==> flow/design.v <==
module slave_apb ( 
                   output reg [ 8-1 : 0 ]   prdata, 			 
                   output reg                         pready, 			 
                   output reg                         pslverr,			 
		   input                	      penable,                   
                   input                	      pwrite, 			 
                   input 	         	      psel,  			 
                   input                              pclk,   			 
                   input                	      presetn, 			 
                   input      [ 8-1 : 0 ]   paddr,  			 
                   input      [ 8-1 : 0 ]   pwdata 			 
                   );
  parameter         IDLE    = 2'd0;              				 
  parameter         SETUP   = 2'd1;
  parameter         ENABLE  = 2'd2;
  reg   [ 2-1 : 0 ]   pre_state;   					 
  reg   [ 2-1 : 0 ]   nxt_state;
  reg   [ 8-1 : 0 ]    mem [ 0 : 200 ]; 		 
  reg   [ 8-1 : 0 ]    prdata_c;
  reg pready_c;
  reg pslverr_c;
  reg mem_we_c;
  always @ ( posedge pclk or negedge presetn )
  	begin 
    	     if ( ! presetn )
      			pre_state <= IDLE;
    	     else 
      			pre_state <= nxt_state;
  	end 
  always @ ( * ) 
  	begin
    		prdata_c   = 8'd0;
    		pslverr_c  = 1'b0;
    		pready_c   = 1'b0;
    		mem_we_c   = 1'b0;
    	 	nxt_state  = IDLE;     
		case ( pre_state )
			IDLE   : begin  
          				if ( psel == 1 ) 
            					nxt_state = SETUP;
	        			else
          				     begin
            					nxt_state = IDLE;
  	        				prdata_c = 8'd0;
          				     end
        			end  
      		      SETUP  : begin  
          				nxt_state  = ENABLE;
        			end  
		     ENABLE : begin  
				    pready_c = psel;
						if ( psel == 1 )   
              						nxt_state    = SETUP;
            					else
              						nxt_state    = IDLE; 
		      		    if(paddr <= 200)
          				begin
            					pslverr_c      = 1'b0;
	         				 if(!pwrite)      
              						prdata_c     = mem [ paddr ];
            					else 
	            					mem_we_c     = psel;
          			        end  
				else
				        pslverr_c     = psel;
        		     end  
                  default : nxt_state = IDLE;
    endcase
  end  
  always @ ( posedge pclk )
  	if ( mem_we_c )
  		mem [ paddr ] <= pwdata;
  always @ ( posedge pclk or negedge presetn)
 	 begin
    		if ( ! presetn)
    			begin
      				prdata    <= 8'b0;
      				pready    <= 1'b0;
      				pslverr   <= 1'b0;
    			end  
    	     else
    		begin
      			pready  <= pready_c;
      		   if ( ( pre_state == ENABLE ) )
      			begin
        			prdata  <= prdata_c;
        			pslverr <= pslverr_c;
      			end
    		end
  	end
endmodule
# Tool chain data of slave_apb
# The steps from the RTL of slave_apb to its reports follow in flow order.
# Lines are those of the file above, counted from 1.
# Cell names lack the library's common part.
# The mark -- stands for no value.
dict set report setup {
  top {slave_apb}
  clk_port {pclk}
  lib {sky130hd}
  pvt_corner {tt_025C_1v80}
}

# Word-level counts
# Yosys after proc, flatten, opt, wreduce and memory -nomap, before mapping. Enables and synchronous resets that opt folds into registers are not counted as muxes. Memory bits, and registers merged into a memory's read port (data or address), are not among the register bits. Print and check cells are not counted. Equal cells are merged and count once.
# Memory sizes are those after Yosys's memory passes, which may raise the word count (mostly to a power of two), join words into wider ones and drop unused or constant bits.
dict set report word_totals {
  regBits 12
  latchBits 0
  ramBits 1608
  rom_bits 0
  clocked_rd_ports_x_width 0
  memories 1
  out_inout_bits 10
}
dict set report op_classes {
  addsub 0
  n_mul 0
  div_mod_pow 0
  cmp 1
  eq_ne 2
  shift 0
  n_mux 12
  logic 0
  reduce_and_logical 2
}
# name words word_bits read_ports write_ports line
set mem_list {}
lappend mem_list {mem 201 8 1 1 18} ;# reg [ 8-1 : 0 ] mem [ 0 : 200 ];
# cell n
set ops {}
lappend ops {{8-bit 2-to-1 mux} 4}
lappend ops {{8-bit <= comparator with constant B} 1}
lappend ops {{1-bit 2-to-1 mux} 7}
lappend ops {{2-bit case mux with 2-bit select} 1}
lappend ops {{2-bit by 1-bit equality test with 1-bit output with constant B} 1}
lappend ops {{2-bit equality test with constant B} 1}
lappend ops {{2-bit zero test} 1}
lappend ops {{2-bit OR reduction} 1}

# Depth
# Longest topological path by Yosys (ltp), each cell counted once; first at word level (registers and memories cut), then after technology mapping (sequential cells cut; the memories' decode and read muxes count).
dict set report depth {
  depth_word 4
  ABC_AREA 0
  ltp_mapped 12
  ltp_nobuf 7
}

# Synthesis result
# The flow's flattened synthesis, as Yosys stat reports it; memories are mapped. The netlist is that of the ABC_AREA named above (0 if unset); the other value can give another one.
# type n area_total_um2
set types {}
lappend types {edfxtp_1 1608 4.83E+04}
lappend types {mux4_2 324 7.3E+03}
lappend types {mux2i_1 191 1.91E+03}
lappend types {nor2_1 217 814.531}
lappend types {nand2_1 141 529.258}
lappend types {a22oi_1 64 480.461}
lappend types {dfrtp_1 12 300.288}
lappend types {clkbuf_1 66 247.738}
lappend types {a211oi_1 32 240.23}
lappend types {buf_2 48 240.23}
lappend types {a21oi_1 46 230.221}
lappend types {nor2b_1 35 218.96}
lappend types {buf_6 19 213.955}
lappend types {nand3_1 41 205.197}
lappend types {o22ai_1 31 193.936}
lappend types {buf_8 11 165.158}
lappend types {buf_4 20 150.144}
lappend types {o2111ai_1 16 140.134}
# Not listed: further types 41, cells in them 188.
dict set report mapped {
  cells 3110
  mapped_area_um2 63504.7
  flip_flops 1621
}

# Worst setup path after synthesis
# Path of least setup slack by OpenSTA after synthesis, without wires, with an ideal clock, recovery checks aside; 20% of the period is set as input and as output delay. Where synthesis merged equal registers, the netlist keeps one of their names.
dict set report synth_timing {
  path_type {input to register}
  start {input port paddr[1]}
  end {memory mem[198][0]}
  tclk_ns 10.0
  launch_ns 2.000
  t_arrival_ns 3.824
  required_time_ns 9.629
  setup_slack_ns 5.806
  path_delay_ns 2.195
  path_stages 9
  n_path_buf 6
  synth_period_reached_ns 4.194
}
# "path_delay_ns" = arrival - input delay + setup time.
# "path_stages": output pins that drive a net of the path, with the launching flip-flop's if there is one; two outputs of one cell count as two.
# "synth_period_reached_ns" = period - worst setup slack (recovery checks aside). The figure is calculated, with input and output delays left at 20% of the set period.
# Between the ends stands the longest chain of elaborated cells between them, by number of cells; it is not shown to be the way that was timed. Of several equally long chains one is given.
# Each line given opens the expression or statement behind the cell; cells for indexed reads and writes are added by Yosys, which also makes memories of some case tables.
# The path ends at the enable pin of a flip-flop; only ways to that pin are counted.
dict set report synth_between {
  cell_sequence {buf_2 buf_2 buf_2 buf_6 buf_6 nor2b_1 nand2_1 clkbuf_1 nor2_1}
  elab_chain_cells 4
}
# item line
set synth_rtl {}
lappend synth_rtl {{from (decl)} 10} ;# input [ 8-1 : 0 ] paddr,
lappend synth_rtl {{8-bit <= comparator} 56} ;# if(paddr <= 200)
lappend synth_rtl {{1-bit 2-to-1 mux} 56}
lappend synth_rtl {{1-bit 2-to-1 mux} 37} ;# case ( pre_state )
lappend synth_rtl {{8-bit 2-to-1 mux} 71} ;# if ( mem_we_c )
lappend synth_rtl {{to (decl)} 18} ;# reg [ 8-1 : 0 ] mem [ 0 : 200 ];

# Timing after layout
# From the final timing report of job 1: the path of least setup slack in the routed layout; clock arrival at registers is part of the times.
dict set report layout_timing {
  path_type {input to register}
  start {input port paddr[0]}
  end {register prdata[6]}
  tclk_ns 3.11
  launch_ns 0.62
  t_arrival_ns 3.46
  required_time_ns 3.82
  setup_slack_ns 0.37
  path_stages 11
  n_path_buf 5
}
# Between the ends stands the longest chain of elaborated cells between them, by number of cells; it is not shown to be the way that was timed. Of several equally long chains one is given.
# The chain passes a memory read, where the word-level depth is cut; so it can be longer than that depth.
dict set report layout_between {
  cell_sequence {buf_8 buf_12 buf_4 buf_4 mux2i_1 a211oi_1 buf_4 a22oi_1 a31oi_1 o22ai_1 a21oi_2}
  elab_chain_cells 3
}
# item line
set layout_rtl {}
lappend layout_rtl {{from (decl)} 10} ;# input [ 8-1 : 0 ] paddr,
lappend layout_rtl {{memory read 201 x 8 bit} 18} ;# reg [ 8-1 : 0 ] mem [ 0 : 200 ];
lappend layout_rtl {{8-bit 2-to-1 mux} 59} ;# if(!pwrite)
lappend layout_rtl {{8-bit 2-to-1 mux} 56} ;# if(paddr <= 200)
lappend layout_rtl {{to (assign)} 77} ;# prdata <= 8'b0;
lappend layout_rtl {{to (assign)} 86} ;# prdata <= prdata_c;
lappend layout_rtl {{to (decl)} 2} ;# output reg [ 8-1 : 0 ] prdata,

; Module slave_apb, platform sky130hd: 3 stored runs of the flow (Yosys, OpenROAD) with differing settings, in no particular order. Input and output delays are each 20% of the period that was set; the output load is 0.01 pF.
; "clock_period_reached_ns" = clock period - worst setup slack. The figure is calculated, with input and output delays left at 20% of the set period.
; "worstPathTime_ns" = time allowed to the worst setup path (clock period - input delay - output delay, where it has them) - its slack; a late launch clock adds to it, a late capture clock takes from it.
; "final_power_mw" is the tool's figure for a default switching activity; nothing was simulated.

[job 1: settings]
CORE_UTILIZATION = 45
PLACE_DENSITY = 0.6
period_ns = 3.11
CAP_MARGIN = 20
CORE_MARGIN = 2
SLEW_MARGIN = 20
[job 1: results]
yosys.chip_area_um2 = 63504.7
design.die.area_um2 = 144142.0
final_stdcell_area_um2 = 74466.4
finalUtil_pct = 53.2
worstSetupSlack_ns = 0.366
final_setup_tns_ns = 0.000
final_power_mw = 45.339
clock_period_reached_ns = 2.744
worstPathTime_ns = 2.12
critical_path_kind = input to register

[job 2: settings]
MIN_ROUTING_LAYER = met2
period_ns = 3.65
CAP_MARGIN = 20
CORE_MARGIN = 2
CORE_UTILIZATION = 40
SLEW_MARGIN = 20
[job 2: results]
yosys.chip_area_um2 = 63504.7
design.die.area_um2 = 161966.0
final_stdcell_area_um2 = 74092.3
finalUtil_pct = 46.9
worstSetupSlack_ns = 0.544
final_setup_tns_ns = 0.000
final_power_mw = 39.637
clock_period_reached_ns = 3.106
worstPathTime_ns = 3.11
critical_path_kind = register to register

[job 3: settings]
CAP_MARGIN = 35
CELL_PAD_IN_SITES_DETAIL_PLACEMENT = 2
CORE_MARGIN = 4
GPL_ROUTABILITY_DRIVEN = 0
GPL_TIMING_DRIVEN = 0
MAX_ROUTING_LAYER = met4
MIN_ROUTING_LAYER = met2
PLACE_DENSITY_LB_ADDON = 0.01
SETUP_SLACK_MARGIN = -0.17
TNS_END_PERCENT = 10
period_ns = 3.65
CORE_UTILIZATION = 40
SLEW_MARGIN = 20
[job 3: results]
yosys.chip_area_um2 = 63504.7
design.die.area_um2 = 165202.0
final_stdcell_area_um2 = 73989.7
finalUtil_pct = 47.1
worstSetupSlack_ns = -0.491
final_setup_tns_ns = -208.587
final_power_mw = 40.856
clock_period_reached_ns = 4.141
worstPathTime_ns = 3.41
critical_path_kind = input to register
